==> flow/design.v <==
`timescale 1ns / 1ps
module button_debounce (
    input clk,        
    input rst,        
    input button_in,  
    output reg button_out  
);
    parameter integer DEBOUNCE_TIME = 200; 
    reg [19:0] counter;
    reg button_state;
    always @(posedge clk or posedge rst) begin
        if (rst) begin
            counter <= 0;
            button_state <= 0;
            button_out <= 0;
        end else begin
            if (button_in != button_state) begin
                counter <= counter + 1;
                if (counter >= DEBOUNCE_TIME) begin
                    button_state <= button_in;
                    button_out <= button_in;
                    counter <= 0;
                end
            end else begin
                counter <= 0;
            end
        end
    end
endmodule
`timescale 1ns / 1ps
module operatorremainder(
    input [35:0] n,
    output reg is_multiple
);
	parameter DIVISOR = 20000;
	reg [35:0] temp;
	reg [35:0] quotient;
	reg [35:0] remainder;
	integer i;
	always @(*) begin
        temp = n;
        quotient = 0;
        remainder = 0;
        for (i = 35; i >= 0; i = i - 1) begin
            quotient = (quotient << 1) | (temp[i] ? 1'b1 : 1'b0);
            if (quotient >= DIVISOR) begin
                quotient = quotient - DIVISOR;
                remainder = (remainder << 1) | 1'b1;
            end else begin
                remainder = (remainder << 1);
            end
        end
        is_multiple = (quotient == 0);
    end
endmodule
`timescale 1ns / 1ps
module ClockTest(
	input clk,
	input rst,
	input btn,
	output reg [6:0] seg,  
	output reg [3:0] an,
	output reg buttons_pressed, 
	output reg buttons_released 
);
	wire is_divisible;  
   reg [7:0] counter;  
   reg [35:0] cnt;	 
   wire buttons_out;
	reg buttons_out_prev;
   wire [6:0] segments [15:0];  
	reg [3:0] ones;  
   reg [3:0] tens;  
	reg [3:0] s_ones;  
	reg [3:0] s_tens;  
   reg [6:0] refresh_counter;  
   reg refresh_flag;	 
   reg [7:0] clk_display;  
      assign segments[0] = 7'b1000000;   
      assign segments[1] = 7'b1111001;   
      assign segments[2] = 7'b0100100;   
      assign segments[3] = 7'b0110000;   
      assign segments[4] = 7'b0011001;   
      assign segments[5] = 7'b0010010;   
      assign segments[6] = 7'b0000010;   
      assign segments[7] = 7'b1111000;   
      assign segments[8] = 7'b0000000;   
      assign segments[9] = 7'b0010000;   
      assign segments[10] = 7'b0001000;  
      assign segments[11] = 7'b0000011;  
      assign segments[12] = 7'b1000110;  
      assign segments[13] = 7'b0100001;  
      assign segments[14] = 7'b0000110;  
      assign segments[15] = 7'b0001110;  
   button_debounce debounce (
		.clk(clk),
		.rst(rst),
		.button_in(btn),
		.button_out(buttons_out)
   );
   operatorremainder remainder (
        .n(cnt),
        .is_multiple(is_divisible)
    );
   always @ (posedge clk or posedge rst) begin
      if (rst) begin  
         cnt <= 0;
         counter <= 0;
			ones <= 0;
			tens <= 0;
			s_ones <= 0;
			s_tens <= 0;
			clk_display <= 0;
			buttons_out_prev <= 0;
			buttons_pressed <= 0;
			buttons_released <= 0;
      end else begin
			if(cnt == 1_200_000 -1) begin 
				cnt <= 0;
				ones <= 0;
				tens <= 0;
				s_ones <= 0;
				s_tens <= 0;
				clk_display <= 0;
			end else begin
			if (is_divisible) begin 
				if(clk_display == 60) begin
					s_ones <= 0;
					s_tens <= 0;
				end else begin
					clk_display <= clk_display+1;
					if(s_ones == 9) begin
						s_ones <= 0;
						s_tens <= s_tens + 1;
					end else begin
						s_ones <= s_ones + 1;
					end
				end
			end
			buttons_out_prev <= buttons_out;
			buttons_pressed <= (buttons_out & ~buttons_out_prev);	  
			buttons_released <= (~buttons_out & buttons_out_prev);  
			if (buttons_pressed) begin
				if (ones == 9) begin
					ones <= 0;
					if (tens == 9) begin
						tens <= 0;
					end else begin
						tens <= tens + 1;
					end
				end else begin
				ones <= ones + 1;
				end
			end
			cnt <= cnt + 1;
         end   
      end
   end
	always @(posedge clk or posedge rst) begin
		if (rst) begin
			refresh_counter <= 0;
			refresh_flag <= 0;
		end else begin
		refresh_counter <= refresh_counter + 1;
		if (refresh_counter == 250) begin   
			refresh_counter <= 0;
			refresh_flag <= ~refresh_flag;
		end
		end
	end
	always @(posedge clk or posedge rst) begin
		if (rst) begin
			seg <= 7'b1111111;
			an <= 4'b1111;
		end else
		case (refresh_counter[6:5])
			2'b00: begin
				seg <= segments[ones];
				an <= 4'b1110; 
			end
			2'b01: begin
				seg <= segments[tens];
				an <= 4'b1101; 
			end
				2'b10: begin
				seg <= segments[s_ones];
				an <= 4'b1011; 
			end
				2'b11: begin
				seg <= segments[s_tens];
				an <= 4'b0111; 
			end
		endcase
end
endmodule
* From RTL to reports: ClockTest
What the tools print for ClockTest, step after step. Line numbers count from 1 in the design file above. Operators carry their Yosys type and port widths (W data, S select, Z words). Library cell names are shortened. Not given: -
Inputs: top ClockTest, clock input clk, standard-cell library sky130hd, timing corner tt_025C_1v80

* After elaboration
Source: Yosys, flattened and elaborated, memories not mapped. Widths are those after wreduce. Registers that Yosys merges into a memory's read port (data or address) are not register bits. Print and check cells do not count. Equal cells are merged and count once.
Storage and ports: register bits 102, input bits 3, word-level cells 314
Operators by class: add/subtract/negate cells 44, $lt $le $gt $ge 37, equality and inequality tests 67, multiplexer cells 99, bitwise gates (word level) 39, reductions and logical operators 14
Operators with widths (count):
- $or A36 B1 Y36 | 35
- $ge A36 B15 Y1 const B | 35
- $mux W35 | 35
- $sub A35 B15 Y35 const B | 34
- $pmux W7 S16 | 4
- $eq A4 B4 Y1 const B | 32
- $mux W36 | 2
- $eq A4 B3 Y1 const B | 16
- $mux W4 | 15
- $mux W20 | 2
- $add A36 B1 Y36 const B | 1
- $sub A36 B15 Y36 const B | 1
- $eq A36 B21 Y1 const B | 1
- $logic_not A36 Y1 | 1
- $mux W1 | 36
- $eq A4 B2 Y1 const B | 8
- $pmux W7 S4 | 1
- $mux W8 | 3
- $add A20 B1 Y20 const B | 1
- $ge A20 B8 Y1 const B | 1
- $sub A1 B15 Y16 const B | 1
- $add A4 B1 Y4 const B | 4
- $eq A4 B1 Y1 const B | 4
- $logic_not A4 Y1 | 4
- $pmux W4 S4 | 1
- $ge A1 B15 Y1 const B | 1
- $reduce_and A2 Y1 | 4
- $add A8 B1 Y8 const B | 1
Other operator kinds: 11; their cells: 16.

* Depth
Depth = most cells in a row (Yosys ltp): at word level without a register or memory, in the mapped netlist without a sequential cell, where the memories' decode and read muxes count.
Logic depth: word-level depth 111, ABC_AREA 1, mapped depth 208, gate-level depth less buffers 201

* Mapped cells and area
Yosys stat after the flow's synthesis: flattened, memories mapped to cells. It holds for the ABC_AREA given above (unset counts as 0); a run with the other value may have another netlist.
Cell types (count):
- nand2_1 | 1562
- nand2_4 | 330
- nand2_2 | 445
- nand3_1 | 545
- inv_1 | 610
- dfrtp_1 | 91
- nor2_1 | 540
- nand4_1 | 209
- nor2_4 | 109
- nand3_4 | 68
- nand3_2 | 118
- nor2_2 | 172
- xor2_1 | 103
- inv_2 | 122
- ha_1 | 36
- nor2_8 | 20
- buf_12 | 19
- buf_6 | 32
Not listed: further types 70, cells in them 530.
Synthesis totals: cells in the netlist 5661, cell area after synthesis 34734.6 um2, sequential area 2566.2 um2, flip-flop cells 102, buffer cells 102

* Path before layout
OpenSTA on the mapped netlist: ideal clock, no wires. The path of least setup slack (recovery checks aside). Input and output delay are each 20% of the period. Register names are those of the netlist, which keeps one name where synthesis merged equal registers.
Path post-synthesis: path type register to register, start register cnt[31], end register clk_display[5], period 50.0 ns, launch time at the first pin 0.000 ns, arrival time 19.825 ns, slack 30.056 ns, delay of the path 19.943 ns, stages 178, path buffers 16, synthesis period reached 19.944 ns
"delay of the path" = arrival - input delay + setup time. "stages": output pins that drive a net of the path, with the launching flip-flop's if there is one; two outputs of one cell count as two. "synthesis period reached" = period - worst setup slack (recovery checks aside). The figure is calculated, with input and output delays left at 20% of the set period. Between the ends stands the longest chain of elaborated cells between them, by number of cells; it is not shown to be the way that was timed. Of several equally long chains one is given. A line is the first line of the expression or statement that the cell stems from. Yosys adds cells for indexed reads and writes and turns some case tables into memories. At most two assigning lines are given for a register; there are more.
On the way, post-synthesis: cells stage by stage dfrtp_1 > nand2_2 > nor2_2 > nand2_2 > nand2_4 > ha_1 > inv_1 > nand2_4 > nand2_4 > nand3_1 > nor2_1 > nand3_4 > nand3_2 > buf_12 > nand2_4 > nand2_4 > ha_1 > nand3_1 > [142 not listed] > nand3_2 > nand2_2 > inv_2 > nand2_2 > nand3_2 > buf_6 > buf_8 > nand2_2 > nand2_1 > nor2_1 > nand2_1 > nor2_2 > nand3_2 > nand2_4 > buf_12 > nand2_4 > nand2_1 > nand2_1, cells in the longest elaborated chain 100
RTL lines, path post-synthesis:
- start, declared | RTL line 68 | reg [35:0] cnt;
- start, assigned | RTL line 107 | cnt <= 0;
- start, assigned | RTL line 155 | cnt <= cnt + 1;
- $mux W1 | RTL line 45 | quotient = (quotient << 1) | (temp[i] ? 1'b1 : 1'b0);
- $or A36 B1 Y36 | RTL line 45
- $sub A35 B15 Y35 | RTL line 47 | quotient = quotient - DIVISOR;
- $mux W35 | RTL line 46 | if (quotient >= DIVISOR) begin
- $or A36 B1 Y36 | RTL line 45
- $ge A36 B15 Y1 | RTL line 46
- $mux W35 | RTL line 46
- [86 not listed]
- $mux W35 | RTL line 46
- $or A36 B1 Y36 | RTL line 45
- $ge A36 B15 Y1 | RTL line 46
- $mux W36 | RTL line 46
- $logic_not A36 Y1 | RTL line 53 | is_multiple = (quotient == 0);
- $mux W8 | RTL line 126 | if (is_divisible) begin
- $mux W8 | RTL line 118 | if(cnt == 1_200_000 -1) begin
- end, assigned | RTL line 113 | clk_display <= 0;
- end, assigned | RTL line 131 | clk_display <= clk_display+1;
- end, declared | RTL line 78 | reg [7:0] clk_display;

* Timing after layout
Path of least setup slack in the final report of run A (OpenROAD, finished layout, wires in). Where an end is a register, its clock arrival counts in the times.
Path post-layout: path type register to register, start register cnt[33], end register clk_display[1], period 55.3 ns, launch time at the first pin 0.37 ns, arrival time 25.17 ns, slack 30.44 ns, stages 167, path buffers 12
Between the ends stands the longest chain of elaborated cells between them, by number of cells; it is not shown to be the way that was timed. Of several equally long chains one is given. At most two assigning lines are given for a register; there are more.
On the way, post-layout: cells stage by stage dfrtp_1 > nor2_2 > inv_2 > o21ai_4 > nand2_2 > buf_8 > nand2_4 > nand2_2 > nor2_2 > nor2_2 > nor2_4 > nand3_2 > o21ai_1 > inv_1 > nand3_1 > nor2_4 > nand2_4 > nand3_4 > [131 not listed] > nor2_8 > nand3_4 > buf_12 > nand2_2 > nand2_2 > nor2_4 > inv_2 > nor2_2 > nand3_2 > buf_6 > buf_8 > nand2_1 > nand2_1 > nor3_1 > nand4_1 > nor2_1 > nand3_1 > nand2_1, cells in the longest elaborated chain 106
RTL lines, path post-layout:
- start, declared | RTL line 68 | reg [35:0] cnt;
- start, assigned | RTL line 107 | cnt <= 0;
- start, assigned | RTL line 155 | cnt <= cnt + 1;
- $mux W1 | RTL line 45 | quotient = (quotient << 1) | (temp[i] ? 1'b1 : 1'b0);
- $or A36 B1 Y36 | RTL line 45
- $sub A35 B15 Y35 | RTL line 47 | quotient = quotient - DIVISOR;
- $mux W35 | RTL line 46 | if (quotient >= DIVISOR) begin
- $or A36 B1 Y36 | RTL line 45
- $ge A36 B15 Y1 | RTL line 46
- $mux W35 | RTL line 46
- [92 not listed]
- $mux W35 | RTL line 46
- $or A36 B1 Y36 | RTL line 45
- $ge A36 B15 Y1 | RTL line 46
- $mux W36 | RTL line 46
- $logic_not A36 Y1 | RTL line 53 | is_multiple = (quotient == 0);
- $mux W8 | RTL line 126 | if (is_divisible) begin
- $mux W8 | RTL line 118 | if(cnt == 1_200_000 -1) begin
- end, assigned | RTL line 113 | clk_display <= 0;
- end, assigned | RTL line 131 | clk_display <= clk_display+1;
- end, declared | RTL line 78 | reg [7:0] clk_display;

Ticket comment

Record of 3 stored runs of the RTL-to-layout flow on ClockTest, platform sky130hd. The runs are unordered. Constraints: input delay and output delay 20% of the set period each, output load 0.01 pF.

* Run A | settings: ABC_AREA 1; CAP_MARGIN 0; CELL_PAD_IN_SITES_DETAIL_PLACEMENT 0; CELL_PAD_IN_SITES_GLOBAL_PLACEMENT 0; CORE_MARGIN 10; CORE_UTILIZATION 64; CTS_CLUSTER_DIAMETER 236; CTS_CLUSTER_SIZE 24; GPL_ROUTABILITY_DRIVEN 0; GPL_TIMING_DRIVEN 0; HOLD_SLACK_MARGIN 0.19; PLACE_DENSITY_LB_ADDON 0.11; TNS_END_PERCENT 40; period_ns 55.3; SLEW_MARGIN 20 | results: worst setup slack after layout 30.439 ns; full die area 63,991.3 um2; worst hold slack in the final report 0.458 ns; final setup TNS 0.000 ns; netlist area reported by Yosys 34,734.6 um2; post-layout utilization 0.672
* Run B | settings: ABC_AREA 1; CAP_MARGIN 0; CELL_PAD_IN_SITES_DETAIL_PLACEMENT 0; CELL_PAD_IN_SITES_GLOBAL_PLACEMENT 2; CORE_MARGIN 3; CORE_UTILIZATION 59; CTS_CLUSTER_DIAMETER 111; CTS_CLUSTER_SIZE 24; GPL_ROUTABILITY_DRIVEN 0; GPL_TIMING_DRIVEN 0; HOLD_SLACK_MARGIN 0.29; MAX_ROUTING_LAYER met5; PLACE_DENSITY_LB_ADDON 0.11; SETUP_SLACK_MARGIN 5.0; TNS_END_PERCENT 35; period_ns 55.3; SLEW_MARGIN 20 | did not finish, placement stopped with FLW-0024
* Run C | settings: CAP_MARGIN 30; CORE_UTILIZATION 40; GPL_ROUTABILITY_DRIVEN 0; PLACE_DENSITY_LB_ADDON 0.27; SETUP_SLACK_MARGIN 5.0; TNS_END_PERCENT 90; period_ns 50; CORE_MARGIN 2; SLEW_MARGIN 20 | results: worst hold slack in the final report 0.483 ns; worst setup slack after layout 8.008 ns; post-layout utilization 0.419; full die area 77,492.6 um2; netlist area reported by Yosys 30,112.6 um2; final setup TNS 0.000 ns
